==> flow/design.v <==
module TM_ALU (
    input  wire        clk,
    input  wire        reset,
    input  wire [7:0]  AvgTxLen,
    input  wire [7:0]  InstExed,
    input  wire [7:0]  CurTxLen,
    output wire [7:0]  AvgTxLen_new,
    output wire [7:0]  InstExed_new
);
    reg [15:0] mac_result;  
    reg [7:0]  inc_result;
    reg [15:0] mac_reg;     
    reg [7:0]  inc_reg;      
    reg [7:0]  AvgTxLen_reg;  
    always @(posedge clk) begin
        if (reset) begin
            mac_reg      <= 0;
            inc_reg      <= 0;
            AvgTxLen_reg <= 0;
        end else begin
            mac_result     <= AvgTxLen * InstExed;
            mac_reg      <= mac_result + CurTxLen;
            inc_result     <= InstExed + 1;
            inc_reg      <= inc_result;
            AvgTxLen_reg <= AvgTxLen;  
        end
    end
    reg [7:0] AvgTxLen_new_reg;
    always @(posedge clk) begin
        if (reset) begin
            AvgTxLen_new_reg <= 0;
        end else begin
            if (inc_reg == 0) begin  
                AvgTxLen_new_reg <= 0;
            end else begin
                AvgTxLen_new_reg <= mac_reg / inc_reg;
            end
        end
    end
    assign AvgTxLen_new  = AvgTxLen_new_reg;
    assign InstExed_new = (reset) ? 8'b0 : AvgTxLen_reg;  
endmodule
* Step by step through the tools: TM_ALU
What the tools print for TM_ALU, step after step. Line numbers count from 1 in the design file above. Operators carry their Yosys type and port widths (W data, S select, Z words). Cell names lack the library's common part. Not given: -
Set-up: top TM_ALU, clock input clk, cell library sky130hd, library corner tt_025C_1v80

* Elaborated design
Yosys after proc, flatten, opt, wreduce and memory -nomap, before mapping. Enables and synchronous resets that opt folds into registers are not counted as muxes. Memory bits, and registers merged into a memory's read port (data or address), are not among the register bits. Print and check cells are not counted. Equal cells are merged and count once.
Bit counts: cells after elaboration 13, bits in registers 64, input port bits 26, output and inout bits 16
Operators by class: $add $sub $neg 2, divide/modulo/power cells 1, multiply operators 1, reduce/logical cells 2, muxes and demuxes 1
Operators by type and width (count):
- $div A16 B8 Y16 | 1
- $mul A8 B8 Y16 | 1
- $add A16 B8 Y16 | 1
- $add A8 B1 Y8 const B | 1
- $logic_not A8 Y1 | 1
- $mux W8 | 1
- $reduce_or A2 Y1 | 1

* Longest topological paths
Depth = most cells in a row (Yosys ltp): at word level without a register or memory, in the mapped netlist without a sequential cell, where the memories' decode and read muxes count.
Logic depth: word-level depth 2, ABC_AREA 0, gate-level depth with buffers 157, gate-level depth less buffers 148

* After synthesis
The flow's flattened synthesis, as Yosys stat reports it; memories are mapped. The netlist is that of the ABC_AREA named above (0 if unset); the other value can give another one. Totals and module areas in this step are rounded.
Synthesis totals: synthesis area 9700 um2, standard cells after synthesis 1161, buffer cells 38, area of sequential cells 1500 um2, flip-flop cells 64
Cell types:
- ha_1 | count 146, area in all 1.83E+03 um2
- dfxtp_1 | count 40, area in all 800.768 um2
- fa_1 | count 37, area in all 740.71 um2
- edfxtp_1 | count 24, area in all 720.691 um2
- o21a_1 | count 52, area in all 390.374 um2
- inv_1 | count 94, area in all 352.838 um2
- nand2_1 | count 91, area in all 341.578 um2
- a21oi_1 | count 59, area in all 295.283 um2
- xnor2_1 | count 33, area in all 289.027 um2
- nor2_1 | count 76, area in all 285.274 um2
- xor2_1 | count 29, area in all 253.994 um2
- nor3_1 | count 49, area in all 245.235 um2
- o21ai_0 | count 49, area in all 245.235 um2
- nor2b_1 | count 38, area in all 237.728 um2
- and2_1 | count 37, area in all 231.472 um2
- mux2_2 | count 16, area in all 180.173 um2
- a21o_1 | count 23, area in all 172.666 um2
- mux2i_1 | count 16, area in all 160.154 um2
Not listed: further types 68, cells in them 252.

* Timing after synthesis
Path of least setup slack by OpenSTA after synthesis, without wires, with an ideal clock, recovery checks aside; 20% of the period is set as input and as output delay. Where synthesis merged equal registers, the netlist keeps one of their names.
Timing post-synthesis: path type reg-to-reg, from register inc_reg[7], to register AvgTxLen_new_reg[0], setup time 165 ps, buffers on the path 10, period 30000 ps, delay of the path 29982 ps, arrival 29817 ps, stages on the path 147, data required time 29835 ps, time at the first pin 0 ps, path slack 18 ps, period reached after synthesis 29982 ps
"delay of the path" is the arrival time less input delay plus setup time. "stages on the path": output pins that drive a net of the path, with the launching flip-flop's if there is one; two outputs of one cell count as two. "period reached after synthesis" is the clock period less the worst setup slack; recovery checks do not enter. This is arithmetic on one report: input and output delays are still those of the set period (20% each). A register here has more assigning lines than the two given.
Between the ends, post-synthesis: cells stage by stage dfxtp_1 -> buf_6 -> nor4_4 -> nand3_2 -> nor2_1 -> a21oi_1 -> a21oi_1 -> ha_1 -> or3_1 -> and3_1 -> a211o_1 -> and2_1 -> ha_1 -> a21oi_1 -> a2111o_1 -> o221a_2 -> or2_2 -> ha_1 -> [111 not listed] -> a21o_1 -> nor2b_1 -> nand3_1 -> or4_1 -> buf_6 -> mux2_4 -> ha_1 -> nor2b_1 -> o21ai_0 -> nand2b_1 -> a21oi_1 -> nor2b_1 -> o21ai_0 -> nand2b_1 -> a21oi_1 -> nand2_1 -> a2111oi_0 -> a41oi_1, elaborated cells on any way between the ends 3, RTL lines with such cells 2, classes of those cells div (1); reduce/logical (2)
RTL lines, path post-synthesis:
- start, declared | line 13 | reg [7:0]  inc_reg;
- start, assigned | line 18 | inc_reg      <= 0;
- start, assigned | line 24 | inc_reg      <= inc_result;
- end, assigned | line 31 | AvgTxLen_new_reg <= 0;
- end, assigned | line 36 | AvgTxLen_new_reg <= mac_reg / inc_reg;
- end, declared | line 28 | reg [7:0] AvgTxLen_new_reg;
No chain of elaborated cells between the ends is given.

* Worst path after layout
Path of least setup slack in the final report of entry A (OpenROAD, finished layout, wires in). Where an end is a register, its clock arrival counts in the times. The path's times are printed in steps of 10 ps; the period is the one set.
Timing post-layout: path type reg-to-reg, from register inc_reg[2], to register AvgTxLen_new_reg[0], time at the first pin 340 ps, period 40700 ps, data required time 40920 ps, stages on the path 142, arrival 35060 ps, path slack 5860 ps, setup time 140 ps, buffers on the path 2
A register here has more assigning lines than the two given.
Between the ends, post-layout: cells stage by stage dfxtp_1 -> inv_1 -> nand3_2 -> nor2_1 -> a21oi_1 -> a21oi_1 -> ha_1 -> or3_1 -> and3_1 -> a211o_1 -> and2_1 -> ha_1 -> a21oi_1 -> a2111o_1 -> o221a_2 -> or2_2 -> ha_1 -> o211ai_1 -> [106 not listed] -> a21o_1 -> a21o_1 -> nor2b_1 -> nand3_1 -> or4_1 -> mux2_4 -> ha_1 -> nor2b_1 -> o21ai_0 -> nand2b_1 -> a21oi_1 -> nor2b_1 -> o21ai_0 -> nand2b_1 -> a21oi_1 -> nand2_1 -> a2111oi_0 -> a41oi_1, elaborated cells on any way between the ends 3, RTL lines with such cells 2, classes of those cells div (1); reduce/logical (2)
RTL lines, path post-layout:
- start, declared | line 13 | reg [7:0]  inc_reg;
- start, assigned | line 18 | inc_reg      <= 0;
- start, assigned | line 24 | inc_reg      <= inc_result;
- end, assigned | line 31 | AvgTxLen_new_reg <= 0;
- end, assigned | line 36 | AvgTxLen_new_reg <= mac_reg / inc_reg;
- end, declared | line 28 | reg [7:0] AvgTxLen_new_reg;
No chain of elaborated cells between the ends is given.

Lab notebook: TM_ALU

TM_ALU through Yosys and OpenROAD on sky130hd: 2 stored runs, unordered, with their settings and measured results. The constraints put input and output delay at 20% of the set period each and load the outputs with 0.01 pF.
"achieved period" = clock period - worst setup slack. The figure is calculated, with input and output delays left at 20% of the set period.
By "critical path time" is meant the share of the clock period that the worst setup path is allowed (20% is reserved at inputs, 20% at outputs), minus its slack. Clock arrival times at its registers enter into it.
"critical path time" is known to 10 ps.
Results are given in rounded form.

* Entry A | settings: CAP_MARGIN 35; CELL_PAD_IN_SITES_DETAIL_PLACEMENT 2; CORE_MARGIN 7; CTS_CLUSTER_DIAMETER 270; HOLD_SLACK_MARGIN -0.07; PLACE_DENSITY_LB_ADDON 0.06; SETUP_SLACK_MARGIN -2.0; SLEW_MARGIN 15; period_ns 40.7; CORE_UTILIZATION 40 | results: utilization after layout 0.45; standard-cell area after routing 11000 um2; total negative slack on setup checks 0 ps; die size 29000 um2; smallest hold slack 450 ps; setup slack of the critical path 5900 ps; cell area after synthesis 9700 um2; critical path time 34840 ps; class of the worst setup path reg-to-reg; achieved period 34843 ps
* Entry B | settings: ABC_AREA 0; CAP_MARGIN 10; CELL_PAD_IN_SITES_DETAIL_PLACEMENT 1; CELL_PAD_IN_SITES_GLOBAL_PLACEMENT 2; CORE_ASPECT_RATIO 1.06; CORE_MARGIN 10; CORE_UTILIZATION 71; CTS_CLUSTER_SIZE 48; MIN_ROUTING_LAYER met2; PLACE_DENSITY 0.38; TNS_END_PERCENT 85; period_ns 16.7; SLEW_MARGIN 20 | incomplete, placement halted on GPL-0301
